==> flow/design.v <==
module calculator(
	input newkey,
	input [4:0] keycode,
	input clk,
	input rst,
	output reg [19:0] x,
	output reg led							 
	);
	localparam PLUS = 1'd0;					 
	localparam TIMES = 1'd1;				 
	localparam CLEAR20 = 20'd0;				 
	localparam CLEAR2 = 2'd0;				 
	localparam CLEAR1 = 1'd0;				 
	reg [19:0] y;
	reg op;
	reg [19:0] nextX;
	reg [19:0] nextY;
	reg nextOp;
	reg nextLED;
	reg [2:0] select;
	wire [19:0] sum;
	wire [19:0] product;
	wire [19:0] result;
	wire [19:0] ovp;						 
	wire ovs;								 
	always @ (posedge clk)
		begin
			if (rst)
				begin
					x <= CLEAR20;
					y <= CLEAR20;
					op <= CLEAR1;
					led <= CLEAR1;
				end
			else
				begin
					x <= nextX;
					y <= nextY;
					op <= nextOp;
					led <= nextLED;
				end
		end
  always @ (select, x, y, op, led, result, ovp, ovs, keycode)
		case(select)
			3'd0:						 
				begin
              		nextX = x;
					nextY = y;
					nextOp = op;
					nextLED = led;
				end
			3'd1:						 
				begin
              		nextX = CLEAR20;
					nextY = x;
					nextOp = PLUS;
					nextLED = CLEAR1;
				end
			3'd2:						 
				begin
              		nextX = CLEAR20;
					nextY = x;
					nextOp = TIMES;
					nextLED = CLEAR1;
				end
			3'd3:						 
				begin
              		nextX = result;
					nextY = y;
					nextOp = op;
					nextLED = op ? (ovp != 0) : ovs;
				end	
			3'd4:						 
				begin
              		nextX = CLEAR20;
					nextY = CLEAR20;
					nextOp = CLEAR1;				 
					nextLED = CLEAR1;
				end
			3'd7:						 
				begin
              		nextX = {x[15:0],keycode[3:0]};	 
					nextY = y;
					nextOp = op;
					nextLED = CLEAR1;
				end
			default:					 
				begin
              		nextX = x;
					nextY = y;
					nextOp = op;
					nextLED = led;
				end
		endcase
	always @ (newkey, keycode)
		begin
			if(!newkey)	select <= 3'd0;				 
			else if(keycode[4]) select <= 3'd7;		 
			else select <= keycode[2:0];			 
		end
	assign result = op ? product : sum;				 
	assign {ovp, product} = x * y;					 
	assign {ovs, sum} = x + y;						 
endmodule	
-- Tool chain data of calculator
What the tools print for calculator, step after step.
Lines are those of the file above, counted from 1.
Library cell names are shortened.
Not given: n/a
- top module: calculator
- clock input: clk
- standard-cell library: sky130hd
- corner: tt_025C_1v80

-- Word level
Counts by Yosys on the flattened word-level netlist (proc, flatten, opt, wreduce; memories kept). Register bits leave out memories and registers merged into their read ports (data or address). Print and check cells are left out. Cells with the same type and inputs are merged into one.
- noted add/subtract/negate cells: 1
- noted $mul: 1
- equal/unequal tests: 5
- muxes and demuxes: 8
- reductions and logical operators at 9
- operator list (kind ; count):
    20-bit by 20-bit multiplier with 40-bit output ; 1
    20-bit parallel mux with 3-bit select ; 1
    20-bit parallel mux with 2-bit select ; 1
    20-bit by 20-bit adder with 21-bit output ; 1
    20-bit nonzero test ; 1
    20-bit 2-to-1 mux ; 1
    2-bit nonzero test ; 3
    3-bit by 2-bit == test with 1-bit output (second input constant) ; 2
    3-bit == test (second input constant) ; 2
    3-bit 2-to-1 mux ; 2
    2-bit OR reduction ; 2
    4-bit OR reduction ; 1
    1-bit parallel mux with 2-bit select ; 2
    3-bit by 1-bit == test with 1-bit output (second input constant) ; 1
    3-bit nonzero test ; 1
    3-bit OR reduction ; 1
    1-bit 2-to-1 mux ; 1
- flip-flop bits (word level) at 42
- bits of input ports: 8
- word-level cells at 28

-- Logic depth
Yosys ltp: most cells in a row. Word level: on the elaborated netlist, between registers, memories and ports. Mapped: between sequential cells and ports; inverters and the memories' decode and read muxes count.
- word-level depth: 5
- noted ABC_AREA: 0
- gate-level depth with buffers at 27

-- Mapped cells and area
Yosys stat after the flow's synthesis: flattened, memories mapped to cells. It holds for the ABC_AREA given above (unset counts as 0); a run with the other value may have another netlist.
Totals and module areas in this step are rounded.
- cell types (type ; count):
    fa_1 ; 321
    ha_1 ; 170
    and2_1 ; 216
    inv_1 ; 326
    dfxtp_1 ; 42
    nand2_1 ; 224
    clkbuf_1 ; 107
    a21oi_1 ; 64
    o221a_2 ; 21
    o21ai_0 ; 41
    xnor2_1 ; 23
    nor2_1 ; 49
    a21o_1 ; 20
    xor2_1 ; 16
    nor3_1 ; 25
    a211oi_1 ; 12
    nand3_1 ; 18
    o21a_1 ; 12
Not listed: further types 63, cells in them 164.
- mapped cells: 1871
- chip area (Yosys): 0.01634 sq mm
- flip-flop cells: 42
- noted buffers: 112

-- Path before layout
Source: OpenSTA report_checks on the synthesized netlist (no wires, ideal clock, input and output delay 20% of the period each), path of least setup slack; recovery checks are left aside. Register names are those of the netlist, which keeps one name where synthesis merged equal registers.
- path type: register -> register
- start point: register x[12]
- end point: register led
- noted period: 10.0 ns
- setup time at 0.125 ns
- noted launch time at the first pin: 0.000 ns
- data arrival time: 6.779 ns
- data required time at 9.875 ns
- noted slack: 3.096 ns
- noted path delay: 6.904 ns
- noted stages: 25
- buffers on the path at 2
- synthesis period reached: 6.904 ns
"path delay" = arrival - input delay + setup time.
"stages" counts driving pins, that of a launching flip-flop among them; a cell with two outputs on the path counts twice.
"synthesis period reached" = period - worst setup slack (recovery checks aside). The figure is calculated, with input and output delays left at 20% of the set period.
Between the ends stands the longest chain of elaborated cells between them, by number of cells; it is not shown to be the way that was timed. Of several equally long chains one is given.
A line is the first line of the expression or statement that the cell stems from. Yosys adds cells for indexed reads and writes and turns some case tables into memories.
- path through: dfxtp_1 > clkbuf_1 > and2_1 > fa_1 > fa_1 > inv_1 > fa_1 > inv_1 > fa_1 > fa_1 > fa_1 > inv_1 > fa_1 > inv_1 > ha_1 > clkbuf_1 > nand3_1 > or4b_1 > and3b_1 > a21oi_1 > mux2i_1 > a211oi_1 > or4_4 > nor4_2 > a21oi_1
- cells in the longest elaborated chain at 4
- ends and longest elaborated chain, post-synthesis (item ; line ; text):
    start, declared ; 6 ; output reg [19:0] x,
    start, assigned ; 30 ; x <= CLEAR20;
    start, assigned ; 37 ; x <= nextX;
    20-bit by 20-bit multiplier with 40-bit output ; 102 ;
    20-bit nonzero test ; 71 ; nextLED = op ? (ovp != 0) : ovs;
    1-bit 2-to-1 mux ; 71 ;
    1-bit parallel mux with 2-bit select ; 44 ; case(select)
    end, assigned ; 33 ; led <= CLEAR1;
    end, assigned ; 40 ; led <= nextLED;
    end, declared ; 7 ; output reg led

-- Worst path after layout
Path of least setup slack in the final report of flow run A (OpenROAD, finished layout, wires in). Where an end is a register, its clock arrival counts in the times.
- path type: register -> register
- start point: register x[7]
- end point: register led
- noted period: 10.3 ns
- setup time at 0.11 ns
- noted launch time at the first pin: 0.30 ns
- data arrival time: 8.12 ns
- data required time at 10.51 ns
- noted slack: 2.38 ns
- noted stages: 24
- buffers on the path at 1
Between the ends stands the longest chain of elaborated cells between them, by number of cells; it is not shown to be the way that was timed. Of several equally long chains one is given.
- path through: dfxtp_1 > buf_4 > ha_1 > fa_1 > inv_1 > fa_1 > fa_1 > inv_1 > fa_1 > fa_1 > fa_1 > inv_1 > fa_1 > inv_1 > ha_1 > nand3_1 > or4b_1 > and3b_1 > a21oi_1 > mux2i_1 > a211oi_1 > or4_4 > nor4_2 > a21oi_1
- cells in the longest elaborated chain at 4
- ends and longest elaborated chain, after layout (item ; line ; text):
    start, declared ; 6 ; output reg [19:0] x,
    start, assigned ; 30 ; x <= CLEAR20;
    start, assigned ; 37 ; x <= nextX;
    20-bit by 20-bit multiplier with 40-bit output ; 102 ;
    20-bit nonzero test ; 71 ; nextLED = op ? (ovp != 0) : ovs;
    1-bit 2-to-1 mux ; 71 ;
    1-bit parallel mux with 2-bit select ; 44 ; case(select)
    end, assigned ; 33 ; led <= CLEAR1;
    end, assigned ; 40 ; led <= nextLED;
    end, declared ; 7 ; output reg led

# Flow runs of calculator

Design calculator on sky130hd. What follows are 3 stored runs of the flow, each under its own settings; their order means nothing. The constraints put input and output delay at 20% of the set period each and load the outputs with 0.01 pF.
"reached clock period" means the clock period less the worst setup slack. The figure is calculated, with input and output delays left at 20% of the set period.
"time used up by the worst setup path" means the part of the period allowed to the worst setup path (the constraints hold back 20% at inputs and 20% at outputs) less its slack; where the path has registers, the arrival times of their clocks count too.
"total power after layout" is the tool's figure for a default switching activity; nothing was simulated.
Results are given in rounded form.

Flow run A
Settings were CELL_PAD_IN_SITES_GLOBAL_PLACEMENT = 1; period_ns = 10.3; CAP_MARGIN = 20; CORE_MARGIN = 2; CORE_UTILIZATION = 40; SLEW_MARGIN = 20
- synthesized cell area at 0.01634 sq mm
- noted the total die area: 0.04249 sq mm
- standard-cell area after layout at 0.01727 sq mm
- final design utilization at 42.6 %
- worst setup slack after layout: 2.382 ns
- total negative slack on setup checks at 0.000 ns
- noted the worst hold slack in the final report: 0.501 ns
- total power after layout: 0.8991 mW
- reached clock period at 7.918 ns
- time used up by the worst setup path: 7.92 ns
- kind of the worst setup path: register -> register

Flow run B
Settings were CORE_UTILIZATION = 40; period_ns = 10.6; CAP_MARGIN = 20; CORE_MARGIN = 2; SLEW_MARGIN = 20
- synthesized cell area at 0.01634 sq mm
- noted the total die area: 0.04249 sq mm
- standard-cell area after layout at 0.01727 sq mm
- final design utilization at 42.6 %
- worst setup slack after layout: 2.909 ns
- total negative slack on setup checks at 0.000 ns
- noted the worst hold slack in the final report: 0.531 ns
- total power after layout: 0.8801 mW
- reached clock period at 7.691 ns
- time used up by the worst setup path: 7.69 ns
- kind of the worst setup path: register -> register

Flow run C
Settings were CELL_PAD_IN_SITES_DETAIL_PLACEMENT = 2; CELL_PAD_IN_SITES_GLOBAL_PLACEMENT = 3; CORE_ASPECT_RATIO = 1.42; CORE_MARGIN = 6; CORE_UTILIZATION = 33; CTS_CLUSTER_DIAMETER = 45; CTS_CLUSTER_SIZE = 31; GPL_ROUTABILITY_DRIVEN = 1; HOLD_SLACK_MARGIN = 0.12; MAX_ROUTING_LAYER = met5; MIN_ROUTING_LAYER = met1; PLACE_DENSITY = 0.69; SETUP_SLACK_MARGIN = 3.13; SLEW_MARGIN = 15; TNS_END_PERCENT = 95; period_ns = 13.3; CAP_MARGIN = 20
- synthesized cell area at 0.01634 sq mm
- noted the total die area: 0.0551 sq mm
- standard-cell area after layout at 0.01743 sq mm
- final design utilization at 35.8 %
- worst setup slack after layout: 5.159 ns
- total negative slack on setup checks at 0.000 ns
- noted the worst hold slack in the final report: 0.512 ns
- total power after layout: 0.7096 mW
- reached clock period at 8.141 ns
- time used up by the worst setup path: 8.14 ns
- kind of the worst setup path: register -> register
